==> flow/design.v <==
`timescale 1ns/1ns
module adder_1(input[11:0] a ,output[11:0] out);
	wire[11:0] b = 12'b000000000001;
	assign out = a + b;
endmodule
module adder(input[11:0] a , b , output[11:0] out);
	assign out = a + b ;
endmodule
`timescale 1ns/1ns
module alu(input[2:0] fun , input[7:0] a,b ,input cin , output logic[7:0] out , output logic zero,cout);
	always @(fun,a,b,cin)begin
    cout = 1'b0;
    case(fun)
      3'b000 : {cout,out} = a + b ;
      3'b001 : {cout,out} = a + b + cin;
      3'b010 : {cout,out} = a - b;
		  3'b011 : {cout,out} = a - b + cin;
		  3'b100 : out = a & b;
		  3'b101 : out = a | b;
		  3'b110 : out = a ^ b;
		  3'b111 : out = ~(a & b);
    endcase
	end
  assign zero = (out == 8'b0) ? 1 : 0;
endmodule
module controller(input[5:0] code,input ze,c,rst,output reg pop,push,memorywrite,memoryread,writeReg,selRR2,selALU2,selpc,ldz,ldc,selz,selc,output reg [1:0] selWD,selRet,output reg [2:0]ALUfn);
  always @(ze,c,code,rst)begin
    pop <= 1'b0;
    push <= 1'b0;
    memorywrite <= 1'b0;
    memoryread <= 1'b0;
    writeReg<= 1'b0;
    selRR2<= 1'b0;
    selALU2<= 1'b0;
    selRet<= 2'b00;
    selpc<= 1'b0;
    ldz<= 1'b0;
    ldc<= 1'b0;
    selz <= 1'b0;
    selc <= 1'b0;
    selWD<= 2'b00;
    ALUfn <= 3'b000;
    if (~rst)begin
    if (code[5:4] == 2'b00) begin
      ALUfn <= code[3:1];
      ldz <= 1'b1;
      ldc <= 1'b1;
      selALU2 <= 1'b1;
      writeReg <= 1'b1;
    end
    if (code [5:4] == 2'b01) begin
      ALUfn <= code[3:1];
      ldz <= 1'b1;
      ldc <= 1'b1;
      writeReg <= 1'b1;
    end
    if (code[5:3] == 3'b110) begin
      selz <= 1'b1;
      selc <= 1'b1;
      ldz <= 1'b1;
      ldc <= 1'b1;
      selWD <= 2'b10;
      writeReg <= 1'b1;
    end
    if (code[5:3] == 3'b100) begin
      selRR2 <= 1'b1;
      ALUfn <= 3'b000;
      if (code [2:1] == 2'b00) begin
        memoryread <= 1'b1;
        selWD<= 2'b01;
        writeReg <= 1'b1;
      end
      if (code [2:1] == 2'b01)begin
        memorywrite<= 1'b1;
      end
    end
    if (code[5:3] == 3'b101) begin
      case(code[2:1])
        2'b00 : selpc <= ze?1:0;
        2'b01 : selpc <= ze?0:1;
        2'b10 : selpc <= c?1:0;
        2'b11 : selpc <= c?0:1;
      endcase
    end
    if (code[5:2] == 4'b1110)begin
      selRet <= 2'b10;
      selpc <= 1'b1;
      if (code[1] == 1'b1)
        push <= 1'b1;
    end
    if (code[5:0] == 6'b111100) begin
      pop <= 1'b1;
      selRet <=2'b01;
    end
    end
  end
endmodule
`timescale 1ns / 1ns
module signExtender(extend, extended );
	input[7:0] extend;
	output[11:0] extended;
	assign extended[7:0] = extend[7:0];
	assign extended[11:8] = {4{extend[7]}};
endmodule
module ff(input in,ld,clk,rst,output logic out);
  always@(posedge clk,posedge rst) begin
    if(rst)
      out <= 1'b0;
    else if(ld)
      out <= in;
  end
endmodule
`timescale 1ns/1ns
module mux2_12(input[11:0] a , b ,input sel , output[11:0] out);
	assign out = (sel) ? b : a ;
endmodule
module mux2_8(input[7:0] a , b , input sel , output[7:0] out);
	assign out = (sel) ? b : a ;
endmodule
module mux2_3(input[2:0] a , b , input sel , output[2:0] out);
	assign out = (sel) ? b : a ;
endmodule
module mux2_1(input a , b , input sel , output out);
	assign out = (sel) ? b : a ;
endmodule
module mux3(input[7:0] a , b , c,input[1:0] sel,output[7:0] out);
  assign out = (sel == 2'b00)?a:(sel == 2'b01)? b:c;
endmodule
module mux3_12(input[11:0] a , b , c,input[1:0] sel,output[11:0] out);
  assign out = (sel == 2'b00)?a:(sel == 2'b01)? b:c;
endmodule
module pc(input[11:0] in,input clk,rst,output logic[11:0] pc);
  always@(posedge clk,posedge rst)begin
    if (rst)
      pc <= 12'b0;
    else
      pc <= in;
  end
endmodule
module registerFile(input[2:0] RR1,RR2,WR,input[7:0] WD,input W,clk,rst,output logic [7:0] RD1,RD2);
  logic[7:0][7:0] registers;
  assign RD1 = registers[RR1];
  assign RD2 = registers[RR2];
  always @(posedge clk,posedge rst)begin
    if (rst)
      registers <= '0;
    else if (W)
      registers[WR] <= WD;
  end
endmodule
`timescale 1ns/1ns
module shiftReg(input[7:0] Data,input[2:0]sc,input[1:0]fn,output logic[7:0] out,output logic c,z);
  logic [15:0] rotl, rotr;
  assign rotl = {Data, Data} << sc;
  assign rotr = {Data, Data} >> sc;
  always@(*)begin
    c = 1'b0;
    case (fn)
      2'b00 : begin
        out = Data << sc;
        if (sc != 3'd0) c = Data[3'd0 - sc];
      end
      2'b01 : begin
        out = Data >> sc;
        if (sc != 3'd0) c = Data[sc - 3'd1];
      end
      2'b10 : out = rotl[15:8];
      default : out = rotr[7:0];
    endcase
  end
  assign z = out?0:1;
endmodule
module stack(input[11:0] in,input push,pop,clk,rst,output logic[11:0] out);
  logic[7:0][11:0] memory;
  assign out = memory[0];
  always@(posedge clk,posedge rst)begin
    if (rst)
      memory <= '0;
    else begin
      if(pop)begin
        for (int i=1; i<8; i++)begin
          memory[i-1] <= memory[i];
        end
        memory[7] <= 12'b0;
      end
      else if (push)begin
        for (int i=0; i<7; i++)begin
          memory[7-i] <= memory[6-i];
        end
        memory[0] <= in;
      end
    end
  end
endmodule
module datapath(input pop,push,memorywrite,memoryread,writeReg,selRR2,selALU2,selpc,ldz,ldc,selz,selc,input [1:0] selWD,selRet,input  [2:0]ALUfn,input clk,rst, output ze,c,output [5:0] code,
                output [11:0] imem_addr, input [18:0] imem_data, output [7:0] dmem_addr, dmem_wdata, input [7:0] dmem_rdata);
  wire [11:0] pc_1 , ret;
  stack Stack(pc_1,push,pop,clk,rst,ret);
  wire[11:0] f_pc,next_pc;
  wire [18:0] ins;
  mux3_12 pc_ret(f_pc , ret , ins[11:0] , selRet ,next_pc);
  wire[11:0] pc;
  pc PC(next_pc ,clk,rst,pc);
  assign imem_addr = pc;
  assign ins = imem_data;
  wire [11:0]extended;
  signExtender Ex(ins[7:0], extended );
  adder_1 In(pc ,pc_1);
  wire[11:0] apc;
  adder Add(pc_1 , extended , apc);
  mux2_12 pc1_apc(pc_1 , apc , selpc , f_pc);
  wire [2:0] RR2;
  mux2_3 sel_RR2(ins[7:5] , ins[13:11] , selRR2, RR2);
  wire [7:0] Out,RD,ALUOut,WD;
  mux3 sel_WD( ALUOut,RD,Out, selWD,WD);
  wire[7:0] RD1,RD2;
  registerFile RF(ins[10:8],RR2,ins[13:11],WD,writeReg,clk,rst,RD1,RD2);
  wire[7:0] ALU2;
  mux2_8 sel_ALU2(ins[7:0] , RD2, selALU2,ALU2);
  wire zero,carry;
  alu Alu(ALUfn ,RD1,ALU2 ,c ,ALUOut ,zero,carry);
  wire shc,shz;
  shiftReg Shr(RD1,ins[7:5],ins[15:14],Out,shc,shz);
  wire ff1;
  mux2_1 sel_z(zero,shz,selz , ff1);
  ff ff_z(ff1,ldz,clk,rst,ze);
  wire ff2;
  mux2_1 sel_c(carry,shc,selc , ff2);
  ff ff_c(ff2,ldc,clk,rst,c);
  assign dmem_addr = ALUOut;
  assign dmem_wdata = RD2;
  assign RD = dmem_rdata;
  assign code = ins[18:13];
endmodule
`timescale 1ns/1ns
module CPU(input clk,rst,
           output [11:0] imem_addr, input [18:0] imem_data,
           output [7:0] dmem_addr, dmem_wdata, output dmem_we, dmem_re, input [7:0] dmem_rdata);
  wire pop,push,memorywrite,memoryread,writeReg,selRR2,selALU2,selpc,ldz,ldc,selz,selc;
  wire[1:0] selWD,selRet;
  wire[2:0] ALUfn;
  wire ze,c;
  wire[5:0] code;
  datapath dp(pop,push,memorywrite,memoryread,writeReg,selRR2,selALU2,selpc,ldz,ldc,selz,selc,selWD,selRet,ALUfn,clk,rst, ze,c,code,
              imem_addr, imem_data, dmem_addr, dmem_wdata, dmem_rdata);
  controller cl( code, ze,c,rst, pop,push,memorywrite,memoryread,writeReg,selRR2,selALU2,selpc,ldz,ldc,selz,selc,selWD,selRet,ALUfn);
  assign dmem_we = memorywrite;
  assign dmem_re = memoryread;
endmodule
* Tool chain data of CPU *
What the tools print for CPU, step after step.
Line numbers count from 1 in the design file above.
Operators carry their Yosys type and port widths (W data, S select, Z words).
Cell names lack the library's common part.
A cell with - has no value.

inputs
  design top = CPU
  clock port = clk
  standard-cell library = sky130hd
  timing corner = tt_025C_1v80

* Elaborated design *
Yosys after proc, flatten, opt, wreduce and memory -nomap, before mapping. Memory bits, and registers merged into a memory's read port (data or address), are not among the register bits. Print and check cells are not counted. Equal cells are merged and count once.

operators by class
  $add $sub $neg = 9
  equal/unequal tests = 18
  shift operators = 10
  muxes and demuxes = 75
  bitwise logic cells = 7
  reductions and logical operators = 10

operators with widths
  kind                       count
  $mux W12                   19
  $shiftx A64 B7 Y8          2
  $and A64 B64 Y64           1
  $or A64 B64 Y64            1
  $not A64 Y64               1
  $shift A8 B33 Y64          1
  $shift A8 B33 Y64 const A  1
  $pmux W8 S8                1
  $mux W1                    36
  $neg A6 Y33                1
  $pmux W8 S3                1
  $mux W8                    3
  $eq A3 B3 Y1 const B       7
  $add A9 B1 Y9              2
  $shl A16 B3 Y16            1
  $shr A16 B3 Y8             1
  $shiftx A8 B3 Y1           2
  $mux W3                    5
  $mux W2                    7
  $add A12 B1 Y12 const B    1
  $add A12 B12 Y12           1
  $add A8 B8 Y9              1
  $sub A8 B8 Y9              1
  $eq A2 B1 Y1 const B       4
  $logic_not A2 Y1           4
  $shl A8 B3 Y8              1
  $shr A8 B3 Y8              1
  $and A8 B8 Y8              1

Not listed: further kinds 19, cells in them 21.

word-level totals
  register bits after elaboration = 174
  input port bits = 29
  output and inout bits = 30
  cells after elaboration = 134

* Longest topological paths *
Longest topological path by Yosys (ltp), each cell counted once; first at word level (registers and memories cut), then after technology mapping (sequential cells cut; the memories' decode and read muxes count).

logic depth
  depth in word-level cells = 12
  ABC_AREA = 0
  gate-level depth with buffers = 21
  mapped depth without buffers = 19

* After synthesis *
The flow's flattened synthesis, as Yosys stat reports it; memories are mapped. The netlist is that of the ABC_AREA named above (0 if unset); the other value can give another one.

cell types
  cell      count  total area (um^2)
  dfrtp_1   174    4.35E+03
  mux4_2    48     1.08E+03
  mux2i_1   78     780.749
  nand2_1   173    649.373
  ha_1      50     625.6
  nor2_1    143    536.765
  o21ai_0   97     485.466
  o22ai_1   50     312.8
  clkbuf_1  59     221.462
  a21oi_1   44     220.211
  a22o_1    25     218.96
  inv_1     55     206.448
  xnor2_1   20     175.168
  o31ai_1   21     157.651
  nand3_1   27     135.13
  xor2_1    14     122.618
  o211ai_1  16     120.115
  nor3_1    23     115.11

Other cell types: 80; their cells: 287.

mapped netlist
  mapped cells = 1404
  mapped area = 12866.1 um^2
  sequential area = 4354.2 um^2
  mapped flip-flops = 174
  buffers = 90

By module: a second synthesis without flattening, with its own total; a netlist apart from the flattened one above.

unflattened totals
  cells (unflattened synthesis) = 1331
  area total of the unflattened synthesis = 13309.0 um^2

Each row is one instance without its submodules.

modules
  module        times used  cells  area (um^2)  sequential area (um^2)
  stack         1           416    4486.8       2402.3
  registerFile  1           260    3644.7       1601.5
  alu           1           256    1759.2       0.0
  shiftReg      1           149    1183.6       0.0
  adder         1           59     503.0        0.0
  pc            1           13     304.0        300.3
  mux3_12       1           39     249.0        0.0
  controller    1           33     205.2        0.0
  adder_1       1           29     198.9        0.0
  mux2_12       1           13     183.9        0.0
  mux3          1           26     172.7        0.0
  mux2_8        1           9      131.4        0.0
  signExtender  1           12     90.1         0.0
  ff            2           3      43.8         25.0

Modules not listed: 4.

* Worst setup path after synthesis *
OpenSTA on the mapped netlist: ideal clock, no wires. The path of least setup slack (recovery checks aside). Input and output delay are each 20% of the period. Register names are those of the netlist, which keeps one name where synthesis merged equal registers.

path after synthesis
  kind = input-to-output
  start point = input rst
  end point = output dmem_addr[6]
  clock period = 7500 ps
  external input delay = 1500 ps
  output delay = 1500 ps
  launch time at the first pin = 1500 ps
  arrival = 6807 ps
  data required time = 6000 ps
  path slack = -807 ps
  delay of the path = 5307 ps
  stages = 9
  path buffers = 1
  period reached after synthesis = 8307 ps

"delay of the path" = arrival - input delay + setup time.
At an output port there is no setup time.
"stages" counts driving pins, that of a launching flip-flop among them; a cell with two outputs on the path counts twice.
"period reached after synthesis" is the clock period less the worst setup slack; recovery checks do not enter. This is arithmetic on one report: input and output delays are still those of the set period (20% each).
Between the ends stands the longest chain of elaborated cells between them, by number of cells; it is not shown to be the way that was timed. Of several equally long chains one is given.
Each line given opens the expression or statement behind the cell; cells for indexed reads and writes are added by Yosys, which also makes memories of some case tables.

between the ends, after synthesis
  path through = clkbuf_1 -> inv_1 -> nand4b_1 -> nor2_1 -> and2_1 -> a211oi_1 -> a21oi_1 -> o21ai_1 -> inv_1
  cells in the longest elaborated chain = 7
  elaborated cells between the ends (all ways) = 23
  those cells by class = 4 x add/sub; 7 x eq/ne; 1 x shift; 6 x mux; 4 x logic; 1 x reduce/logical

ends and longest elaborated chain, after synthesis
  what                line  RTL
  start: declaration  236   module CPU(input clk,rst,
  $mux W1             43    if (~rst)begin
  $mux W3             121   assign out = (sel) ? b : a ;
  $shiftx A64 B7 Y8   143   assign RD2 = registers[RR2];
  $mux W8             118   assign out = (sel) ? b : a ;
  $sub A8 B8 Y9       17    3'b011 : {cout,out} = a - b + cin;
  $add A9 B1 Y9       17
  $pmux W8 S8         13    case(fun)
  end: declaration    238   output [7:0] dmem_addr, dmem_wdata, output dmem_we, dmem_re, input [7:0] dmem_rdata);

* Path in the finished layout *
From the final timing report of entry A: the path of least setup slack in the routed layout; clock arrival at registers is part of the times.
The report prints the path's times to 10 ps; the period is as set.

path after layout
  kind = input-to-output
  start point = input imem_data[5]
  end point = output dmem_addr[7]
  clock period = 7360 ps
  external input delay = 1470 ps
  output delay = 1470 ps
  launch time at the first pin = 1470 ps
  arrival = 5740 ps
  data required time = 5890 ps
  path slack = 140 ps
  stages = 18
  path buffers = 5

Between the ends stands the longest chain of elaborated cells between them, by number of cells; it is not shown to be the way that was timed. Of several equally long chains one is given.

between the ends, after layout
  path through = clkdlybuf4s50_1 -> clkinv_2 -> nor2_4 -> a21oi_4 -> buf_4 -> buf_6 -> mux4_2 -> mux2i_4 -> buf_4 -> a21o_4 -> ha_4 -> or4_4 -> a311o_1 -> mux2_4 -> a2111o_1 -> o221ai_2 -> inv_1 -> buf_2
  cells in the longest elaborated chain = 6
  elaborated cells between the ends (all ways) = 12
  those cells by class = 4 x add/sub; 1 x shift; 3 x mux; 4 x logic

ends and longest elaborated chain, after layout
  what                line  RTL
  start: declaration  237   output [11:0] imem_addr, input [18:0] imem_data,
  $mux W3             121   assign out = (sel) ? b : a ;
  $shiftx A64 B7 Y8   143   assign RD2 = registers[RR2];
  $mux W8             118   assign out = (sel) ? b : a ;
  $sub A8 B8 Y9       17    3'b011 : {cout,out} = a - b + cin;
  $add A9 B1 Y9       17
  $pmux W8 S8         13    case(fun)
  end: declaration    238   output [7:0] dmem_addr, dmem_wdata, output dmem_we, dmem_re, input [7:0] dmem_rdata);

Hand-over note for CPU

Measured results for CPU: 3 stored runs of the Yosys and OpenROAD flow on sky130hd. The settings differ; the order carries no meaning. The constraints put input and output delay at 20% of the set period each and load the outputs with 0.01 pF.
"period achieved" is the run's clock period less its worst setup slack. It is reckoned from that one timing run; input and output delays stay at 20% of the period that was set.
"critical setup path time" means the part of the period allowed to the worst setup path (the constraints hold back 20% at inputs and 20% at outputs) less its slack; where the path has registers, the arrival times of their clocks count too.
"power consumption": no workload was simulated; the value follows from the tool's default switching activity.
"critical setup path time" is known to 10 ps.
Settings: -- = not set for that run.
A result given as -- is not shown for that run.

name                                      entry A          entry B          entry C
CORE_UTILIZATION                          40               40               58
period_ns                                 7.36             5.93             9.79
CAP_MARGIN                                20               20               35
CORE_MARGIN                               2                2                5
SLEW_MARGIN                               20               20               20
GPL_ROUTABILITY_DRIVEN                    --               0                0
MAX_ROUTING_LAYER                         --               met4             met4
ABC_AREA                                  --               --               1
CELL_PAD_IN_SITES_DETAIL_PLACEMENT        --               --               1
CELL_PAD_IN_SITES_GLOBAL_PLACEMENT        --               --               2
CORE_ASPECT_RATIO                         --               --               0.53
CTS_CLUSTER_DIAMETER                      --               --               138
CTS_CLUSTER_SIZE                          --               --               72
HOLD_SLACK_MARGIN                         --               --               0.03
MIN_ROUTING_LAYER                         --               --               met1
critical setup path time (ps)             4270             4230             --
type of the worst setup path              input-to-output  input-to-output  --
overall die area (um^2)                   33615.4          33615.4          --
worst slack on setup checks (ps)          145              -675             --
period achieved (ps)                      7215             6605             --
power consumption (mW)                    5.296            6.824            --
total negative slack (ps)                 0                -3503            --
standard-cell area after layout (um^2)    15783.9          16440.8          --
chip area after synthesis (Yosys) (um^2)  12866.1          12866.1          --
worst hold slack after layout (ps)        483              490              --
utilization                               0.499            0.52             --

Entry C: stopped before the end: placement reported GPL-0301

End of note.
